==> flow/design.v <==
module mult(y,a,b);  
	output logic [15:0] y;
	input  logic [7:0] a,b;
	logic [15:0] y_tmp;
	logic [7:0]  a_tmp;
	logic [7:0]  b_tmp;
	logic [14:0] c1;
	logic [10:0] c2;            
	logic [14:0] out1;
	logic [12:0] out2;
	logic [10:0] out3;
	logic [8:0]  out4;
	logic [14:0] m_temp0;
	logic [13:0] m_temp1;
	logic [12:0] m_temp2;
	logic [11:0] m_temp3;
	logic [10:0] m_temp4;
	logic [9:0]  m_temp5;
	logic [8:0]  m_temp6;
	logic [7:0]  m_temp7;
	always_comb
		begin
			if(a[7])
				begin
					a_tmp = ~a+1'b1;
					if(b[7])
						begin
							b_tmp = ~b+1'b1;
							y = y_tmp ;
						end
					else
						begin
							b_tmp = b;
							y = ~y_tmp+1'b1;
						end
				end
			else
				begin
					a_tmp = a;
					if(b[7])
						begin
							b_tmp = ~b+1'b1;
							y = ~y_tmp+1'b1;
						end
					else
						begin
							b_tmp = b;
							y = y_tmp;
						end
				end
		end
	always_comb
		begin
			out1 = m_temp0 + m_temp1;
			out2 = m_temp2 + m_temp3;
			out3 = m_temp4 + m_temp5;
			out4 = m_temp6 + m_temp7;
			c1   = out1    + out2;
			c2   = out3    + out4;
			y_tmp= c1      + c2;
		end
	always_comb
		begin		
			m_temp0[14:7] = b_tmp[7]?a_tmp:8'b00000000;
			m_temp0[6:0]  = 7'b0000000;
			m_temp1[13:6] = b_tmp[6]?a_tmp:8'b00000000;
			m_temp1[5:0]  = 6'b000000;
			m_temp2[12:5] = b_tmp[5]?a_tmp:8'b00000000;
			m_temp2[4:0]  = 5'b00000;
			m_temp3[11:4] = b_tmp[4]?a_tmp:8'b00000000;
			m_temp3[3:0]  = 4'b0000;
			m_temp4[10:3] = b_tmp[3]?a_tmp:8'b00000000;
			m_temp4[2:0]  = 3'b000;
			m_temp5[9:2]  = b_tmp[2]?a_tmp:8'b00000000;
			m_temp5[1:0]  = 2'b00;
			m_temp6[8:1]  = b_tmp[1]?a_tmp:8'b00000000;
			m_temp6[0]    = 1'b0;
			m_temp7       = b_tmp[0]?a_tmp:8'b00000000;
		end
endmodule
	module cnm(rep,imp,rea,ima,req,imq);  
	output logic signed[15:0] rep, imp;
	input  logic signed[7:0] rea, req, ima, imq;
	logic signed[15:0] y0,y1,y2,y3;
	mult reaXreq (.y(y0), .a(rea), .b(req));
	mult imaXimq (.y(y1), .a(ima), .b(imq));
	mult reaXimq (.y(y2), .a(rea), .b(imq));
	mult imaXreq (.y(y3), .a(ima), .b(req));
	always_comb
		begin
			rep = y0-y1;
			imp = y2+y3;
		end
endmodule
module cnm_top (
    input  logic               clk,
    input  logic               rst,
    input  logic               in_valid,
    input  logic signed [7:0]  rea,
    input  logic signed [7:0]  ima,
    input  logic signed [7:0]  req,
    input  logic signed [7:0]  imq,
    output logic               out_valid,
    output logic signed [15:0] rep,
    output logic signed [15:0] imp
);
    logic signed [7:0]  rea_r, ima_r, req_r, imq_r;
    logic               valid_r;
    logic signed [15:0] rep_c, imp_c;
    cnm cnm (.rep(rep_c), .imp(imp_c), .rea(rea_r), .ima(ima_r), .req(req_r), .imq(imq_r));
    always_ff @(posedge clk) begin
        rea_r <= rea;
        ima_r <= ima;
        req_r <= req;
        imq_r <= imq;
        rep   <= rep_c;
        imp   <= imp_c;
        if (rst) begin
            valid_r   <= 1'b0;
            out_valid <= 1'b0;
        end else begin
            valid_r   <= in_valid;
            out_valid <= valid_r;
        end
    end
endmodule
-- Reports on cnm_top
The steps from the RTL of cnm_top to its reports follow in flow order.
Line numbers count from 1 in the design file above.
A cell with n/a has no value.
- top: cnm_top
- clock port: clk
- standard-cell library: sky130hd
- timing corner: tt_025C_1v80

-- Word level
Counts by Yosys on the flattened word-level netlist (proc, flatten, opt, wreduce; memories kept). Register bits leave out memories and registers merged into their read ports (data or address); mux counts leave out enables and synchronous resets folded into registers. Print and check cells are left out. Cells with the same type and inputs are merged into one.
- word-level cells at 102
- noted output and inout bits: 33
- ROM bits: 0
- noted bits in latches: 0
- memory bits (writable) at 0
- register bits: 66
- bits of input ports at 35
- clocked read ports x word width: 0
- memory cells at 0
- add/subtract/negate cells at 38
- multipliers: 0
- muxes and demuxes: 48
- bitwise operators: 8
- reductions and logical operators at 0
- equal/unequal tests at 0
- order comparisons: 0
- shift operators: 0
- noted div/mod/pow operators: 0
- operators with widths (kind ; number):
    two-way mux 8 bit ; 36
    two-way mux 16 bit ; 12
    adder 15 x 11 -> 16 bit ; 4
    adder 16 x 1 -> 16 bit with constant B ; 4
    inverter 16 bit ; 4
    adder 15 x 13 -> 15 bit ; 4
    adder 15 x 14 -> 15 bit ; 4
    adder 13 x 12 -> 13 bit ; 4
    adder 11 x 10 -> 11 bit ; 4
    adder 11 x 9 -> 11 bit ; 4
    adder 9 x 8 -> 9 bit ; 4
    adder 8 x 1 -> 8 bit with constant B ; 4
    inverter 8 bit ; 4
    adder 16 bit ; 1
    subtractor 16 bit ; 1

-- Logic depth
Depth = most cells in a row (Yosys ltp): at word level without a register or memory, in the mapped netlist without a sequential cell, where the memories' decode and read muxes count.
- noted depth in word-level cells: 12
- ABC_AREA: 0
- gate-level depth with buffers at 38
- noted depth with buffers taken out: 36

-- Mapped cells and area
Source: synth_stat.txt of the flow (Yosys; design flattened, memories mapped). It holds for the ABC_AREA given above (unset counts as 0); a run with the other value may have another netlist.
- cell types (type ; number ; area in all (µm²)):
    sky130_fd_sc_hd__ha_1 ; 194 ; 2.43E+03
    sky130_fd_sc_hd__fa_1 ; 70 ; 1.4E+03
    sky130_fd_sc_hd__dfxtp_1 ; 66 ; 1.32E+03
    sky130_fd_sc_hd__xnor2_1 ; 146 ; 1.28E+03
    sky130_fd_sc_hd__xor2_1 ; 106 ; 928.39
    sky130_fd_sc_hd__nor2_1 ; 236 ; 885.85
    sky130_fd_sc_hd__inv_1 ; 168 ; 630.605
    sky130_fd_sc_hd__a21oi_1 ; 116 ; 580.557
    sky130_fd_sc_hd__nand2_1 ; 145 ; 544.272
    sky130_fd_sc_hd__o21bai_1 ; 41 ; 307.795
    sky130_fd_sc_hd__a21o_1 ; 40 ; 300.288
    sky130_fd_sc_hd__o21ai_0 ; 30 ; 150.144
    sky130_fd_sc_hd__nor2b_1 ; 20 ; 125.12
    sky130_fd_sc_hd__nand3_1 ; 23 ; 115.11
    sky130_fd_sc_hd__clkbuf_1 ; 27 ; 101.347
    sky130_fd_sc_hd__nand2b_1 ; 16 ; 100.096
    sky130_fd_sc_hd__a211oi_1 ; 13 ; 97.594
    sky130_fd_sc_hd__o21a_1 ; 12 ; 90.086
Other cell types: 39; their cells: 147.
- noted flip-flops: 66
- noted buffers: 28
- area of sequential cells: 0.0013213 mm²
- noted mapped area: 0.0124657 mm²
- cell count: 1616
By module: a second synthesis without flattening, with its own total; a netlist apart from the flattened one above.
- noted cell total of the unflattened synthesis: 1827
- area total of the unflattened synthesis at 0.0143375 mm²
Rows give one instance, submodules left out.
- modules (module ; cells ; sequential area (mm²) ; times used ; area (mm²)):
    mult ; 385 ; 0 ; 4 ; 0.0028615
    cnm ; 219 ; 0 ; 1 ; 0.0015577
    cnm_top ; 68 ; 0.0013213 ; 1 ; 0.0013338

-- Worst setup path after synthesis
Path of least setup slack by OpenSTA after synthesis, without wires, with an ideal clock, recovery checks aside; 20% of the period is set as input and as output delay. Where synthesis merged equal registers, the netlist keeps one of their names.
- kind: register to register
- from: register req_r[0]
- to: register imp[15]
- noted time at the first pin: 0 ps
- noted delay of the path: 7270 ps
- required time at 6870 ps
- stages at 28
- slack: -270 ps
- noted period: 7000 ps
- noted arrival: 7140 ps
- setup time: 130 ps
- buffers on the path at 3
- synthesis period reached at 7270 ps
"delay of the path" = arrival - input delay + setup time.
"stages": output pins that drive a net of the path, with the launching flip-flop's if there is one; two outputs of one cell count as two.
"synthesis period reached" = period - worst setup slack (recovery checks aside). The figure is calculated, with input and output delays left at 20% of the set period.
Between the ends stands the longest chain of elaborated cells between them, by number of cells; it is not shown to be the way that was timed. Of several equally long chains one is given.
A line is the first line of the expression or statement that the cell stems from. Yosys adds cells for indexed reads and writes and turns some case tables into memories.
- cells stage by stage: sky130_fd_sc_hd__dfxtp_1 sky130_fd_sc_hd__clkbuf_1 sky130_fd_sc_hd__inv_1 sky130_fd_sc_hd__clkbuf_1 sky130_fd_sc_hd__ha_1 sky130_fd_sc_hd__mux2i_1 sky130_fd_sc_hd__clkbuf_1 sky130_fd_sc_hd__nor2_1 sky130_fd_sc_hd__ha_1 sky130_fd_sc_hd__fa_1 sky130_fd_sc_hd__xnor2_1 sky130_fd_sc_hd__fa_1 sky130_fd_sc_hd__inv_1 sky130_fd_sc_hd__ha_1 sky130_fd_sc_hd__fa_1 sky130_fd_sc_hd__ha_1 sky130_fd_sc_hd__fa_1 sky130_fd_sc_hd__nor4_1 sky130_fd_sc_hd__or3b_2 sky130_fd_sc_hd__nand2_1 sky130_fd_sc_hd__xnor2_1 sky130_fd_sc_hd__ha_1 sky130_fd_sc_hd__and3_1 sky130_fd_sc_hd__a311oi_1 sky130_fd_sc_hd__a21oi_1 sky130_fd_sc_hd__a31oi_1 sky130_fd_sc_hd__o21ai_0 sky130_fd_sc_hd__xnor3_1
- length of the longest elaborated chain at 12
- noted elaborated cells on any way between the ends: 24
- those cells by class: add/sub (10); mux (12); logic (2)
- RTL lines, path post-synthesis (what ; RTL line ; source):
    start: declaration ; 107 ; logic signed [7:0]  rea_r, ima_r, req_r, imq_r;
    start: assignment ; 114 ; req_r <= req;
    inverter 8 bit ; 42 ; b_tmp = ~b+1'b1;
    adder 8 x 1 -> 8 bit ; 42 ;
    two-way mux 8 bit ; 40 ; if(b[7])
    two-way mux 8 bit ; 78 ; m_temp7 = b_tmp[0]?a_tmp:8'b00000000;
    adder 9 x 8 -> 9 bit ; 57 ; out4 = m_temp6 + m_temp7;
    adder 11 x 9 -> 11 bit ; 59 ; c2 = out3 + out4;
    adder 15 x 11 -> 16 bit ; 60 ; y_tmp= c1 + c2;
    inverter 16 bit ; 43 ; y = ~y_tmp+1'b1;
    adder 16 x 1 -> 16 bit ; 43 ;
    two-way mux 16 bit ; 40 ;
    two-way mux 16 bit ; 23 ; if(a[7])
    adder 16 bit ; 92 ; imp = y2+y3;
    end: assignment ; 117 ; imp   <= imp_c;
    end: declaration ; 105 ; output logic signed [15:0] imp

-- Timing after layout
From the final timing report of run 1: the path of least setup slack in the routed layout; clock arrival at registers is part of the times.
The path's times are printed in steps of 10 ps; the period is the one set.
- kind: register to register
- from: register ima_r[0]
- to: register rep[15]
- noted time at the first pin: 370 ps
- required time at 4700 ps
- noted period: 4450 ps
- buffers on the path at 3
- noted arrival: 6770 ps
- slack: -2070 ps
- setup time: 120 ps
- stages at 38
Between the ends stands the longest chain of elaborated cells between them, by number of cells; it is not shown to be the way that was timed. Of several equally long chains one is given.
- cells stage by stage: sky130_fd_sc_hd__dfxtp_4 sky130_fd_sc_hd__inv_6 sky130_fd_sc_hd__ha_4 sky130_fd_sc_hd__nand2_2 sky130_fd_sc_hd__o21a_1 sky130_fd_sc_hd__buf_6 sky130_fd_sc_hd__or2_4 sky130_fd_sc_hd__inv_2 sky130_fd_sc_hd__ha_4 sky130_fd_sc_hd__a21o_1 sky130_fd_sc_hd__a21oi_2 sky130_fd_sc_hd__o21bai_1 sky130_fd_sc_hd__a21oi_2 sky130_fd_sc_hd__buf_4 sky130_fd_sc_hd__xnor2_4 sky130_fd_sc_hd__fa_1 sky130_fd_sc_hd__inv_2 sky130_fd_sc_hd__ha_4 [... 2 more ...] sky130_fd_sc_hd__a21oi_2 sky130_fd_sc_hd__buf_4 sky130_fd_sc_hd__xnor2_4 sky130_fd_sc_hd__ha_4 sky130_fd_sc_hd__nand4_1 sky130_fd_sc_hd__nand3b_1 sky130_fd_sc_hd__xnor2_2 sky130_fd_sc_hd__nor3b_2 sky130_fd_sc_hd__nor2_1 sky130_fd_sc_hd__xor2_1 sky130_fd_sc_hd__ha_2 sky130_fd_sc_hd__or3_4 sky130_fd_sc_hd__a211oi_4 sky130_fd_sc_hd__o31ai_4 sky130_fd_sc_hd__a21oi_2 sky130_fd_sc_hd__nor2_1 sky130_fd_sc_hd__nor2_1 sky130_fd_sc_hd__xnor3_1
- length of the longest elaborated chain at 12
- noted elaborated cells on any way between the ends: 24
- those cells by class: add/sub (10); mux (12); logic (2)
- RTL lines, path post-layout (what ; RTL line ; source):
    start: declaration ; 107 ; logic signed [7:0]  rea_r, ima_r, req_r, imq_r;
    start: assignment ; 113 ; ima_r <= ima;
    inverter 8 bit ; 25 ; a_tmp = ~a+1'b1;
    adder 8 x 1 -> 8 bit ; 25 ;
    two-way mux 8 bit ; 23 ; if(a[7])
    two-way mux 8 bit ; 78 ; m_temp7 = b_tmp[0]?a_tmp:8'b00000000;
    adder 9 x 8 -> 9 bit ; 57 ; out4 = m_temp6 + m_temp7;
    adder 11 x 9 -> 11 bit ; 59 ; c2 = out3 + out4;
    adder 15 x 11 -> 16 bit ; 60 ; y_tmp= c1 + c2;
    inverter 16 bit ; 43 ; y = ~y_tmp+1'b1;
    adder 16 x 1 -> 16 bit ; 43 ;
    two-way mux 16 bit ; 40 ; if(b[7])
    two-way mux 16 bit ; 23 ;
    subtractor 16 bit ; 91 ; rep = y0-y1;
    end: assignment ; 116 ; rep   <= rep_c;
    end: declaration ; 104 ; output logic signed [15:0] rep,

Wiki page: cnm_top / flow data

Measured results for cnm_top: 3 stored runs of the Yosys and OpenROAD flow on sky130hd. The settings differ; the order carries no meaning. The constraints put input and output delay at 20% of the set period each and load the outputs with 0.01 pF.
"worst path time": the worst setup path's part of the clock period (all of it between registers, 20% less for each end at a port) less its slack. A launch clock that arrives late makes it longer, a capture clock that arrives late makes it shorter.
"worst path time" is given in steps of 10 ps.

Run 1

==> flow/run.sh <==
#!/bin/bash
# the make line also repeats the synthesis and layout settings of config.mk as NAME=value (left out here)
make -C /OpenROAD-flow-scripts/flow DESIGN_CONFIG=/design/flow/config.mk WORK_HOME=/design/flow/orfs CLKGATE_MAP_FILE= finish
==> flow/config.mk <==
export PLATFORM = sky130hd
export DESIGN_NAME = cnm_top
export DESIGN_NICKNAME = cnm_top
export VERILOG_FILES = /design/flow/design.v
export SDC_FILE = /design/flow/constraint.sdc
export NUM_CORES = 4
export LEC_CHECK = 0
export CAP_MARGIN = 20
export CORE_MARGIN = 2
export CORE_UTILIZATION = 40
export SLEW_MARGIN = 20
==> flow/constraint.sdc <==
create_clock -name core_clock -period 4.45 [get_ports {clk}]
set_input_delay 0.8900 -clock core_clock [delete_from_list [all_inputs] [get_ports {clk}]]
set_output_delay 0.8900 -clock core_clock [all_outputs]
set_load 0.01 [all_outputs]

Measured in run 1:
- noted the area inside the die boundary: 0.0325929 mm²
- worst hold slack in the final report: 444 ps
- worst path time at 6520 ps
- critical path kind: register to register
- utilization in the final report: 67.5%
- setup slack of the worst path: -2074 ps
- Yosys chip area after synthesis: 0.0124657 mm²

Run 2

==> flow/run.sh <==
#!/bin/bash
# the make line also repeats the synthesis and layout settings of config.mk as NAME=value (left out here)
make -C /OpenROAD-flow-scripts/flow DESIGN_CONFIG=/design/flow/config.mk WORK_HOME=/design/flow/orfs CLKGATE_MAP_FILE= finish
==> flow/config.mk <==
export PLATFORM = sky130hd
export DESIGN_NAME = cnm_top
export DESIGN_NICKNAME = cnm_top
export VERILOG_FILES = /design/flow/design.v
export SDC_FILE = /design/flow/constraint.sdc
export NUM_CORES = 4
export LEC_CHECK = 0
export CAP_MARGIN = 20
export CORE_MARGIN = 2
export CORE_UTILIZATION = 40
export SETUP_SLACK_MARGIN = 1.03
export SLEW_MARGIN = 20
==> flow/constraint.sdc <==
create_clock -name core_clock -period 6.85 [get_ports {clk}]
set_input_delay 1.3700 -clock core_clock [delete_from_list [all_inputs] [get_ports {clk}]]
set_output_delay 1.3700 -clock core_clock [all_outputs]
set_load 0.01 [all_outputs]

Measured in run 2:
- noted the area inside the die boundary: 0.0325929 mm²
- worst hold slack in the final report: 435 ps
- worst path time at 6570 ps
- critical path kind: register to register
- utilization in the final report: 59.0%
- setup slack of the worst path: 277 ps
- Yosys chip area after synthesis: 0.0124657 mm²

Run 3

==> flow/run.sh <==
#!/bin/bash
# the make line also repeats the synthesis and layout settings of config.mk as NAME=value (left out here)
make -C /OpenROAD-flow-scripts/flow DESIGN_CONFIG=/design/flow/config.mk WORK_HOME=/design/flow/orfs CLKGATE_MAP_FILE= finish
==> flow/config.mk <==
export PLATFORM = sky130hd
export DESIGN_NAME = cnm_top
export DESIGN_NICKNAME = cnm_top
export VERILOG_FILES = /design/flow/design.v
export SDC_FILE = /design/flow/constraint.sdc
export NUM_CORES = 4
export LEC_CHECK = 0
export CAP_MARGIN = 5
export CELL_PAD_IN_SITES_DETAIL_PLACEMENT = 1
export CORE_MARGIN = 7
export CORE_UTILIZATION = 68
export CTS_CLUSTER_SIZE = 17
export GPL_TIMING_DRIVEN = 1
export MAX_ROUTING_LAYER = met4
export PLACE_DENSITY_LB_ADDON = 0.01
export SETUP_SLACK_MARGIN = 1.19
export SLEW_MARGIN = 40
export TNS_END_PERCENT = 50
==> flow/constraint.sdc <==
create_clock -name core_clock -period 4.54 [get_ports {clk}]
set_input_delay 0.9080 -clock core_clock [delete_from_list [all_inputs] [get_ports {clk}]]
set_output_delay 0.9080 -clock core_clock [all_outputs]
set_load 0.01 [all_outputs]

Run 3: no results, placement failed with DPL-0033.
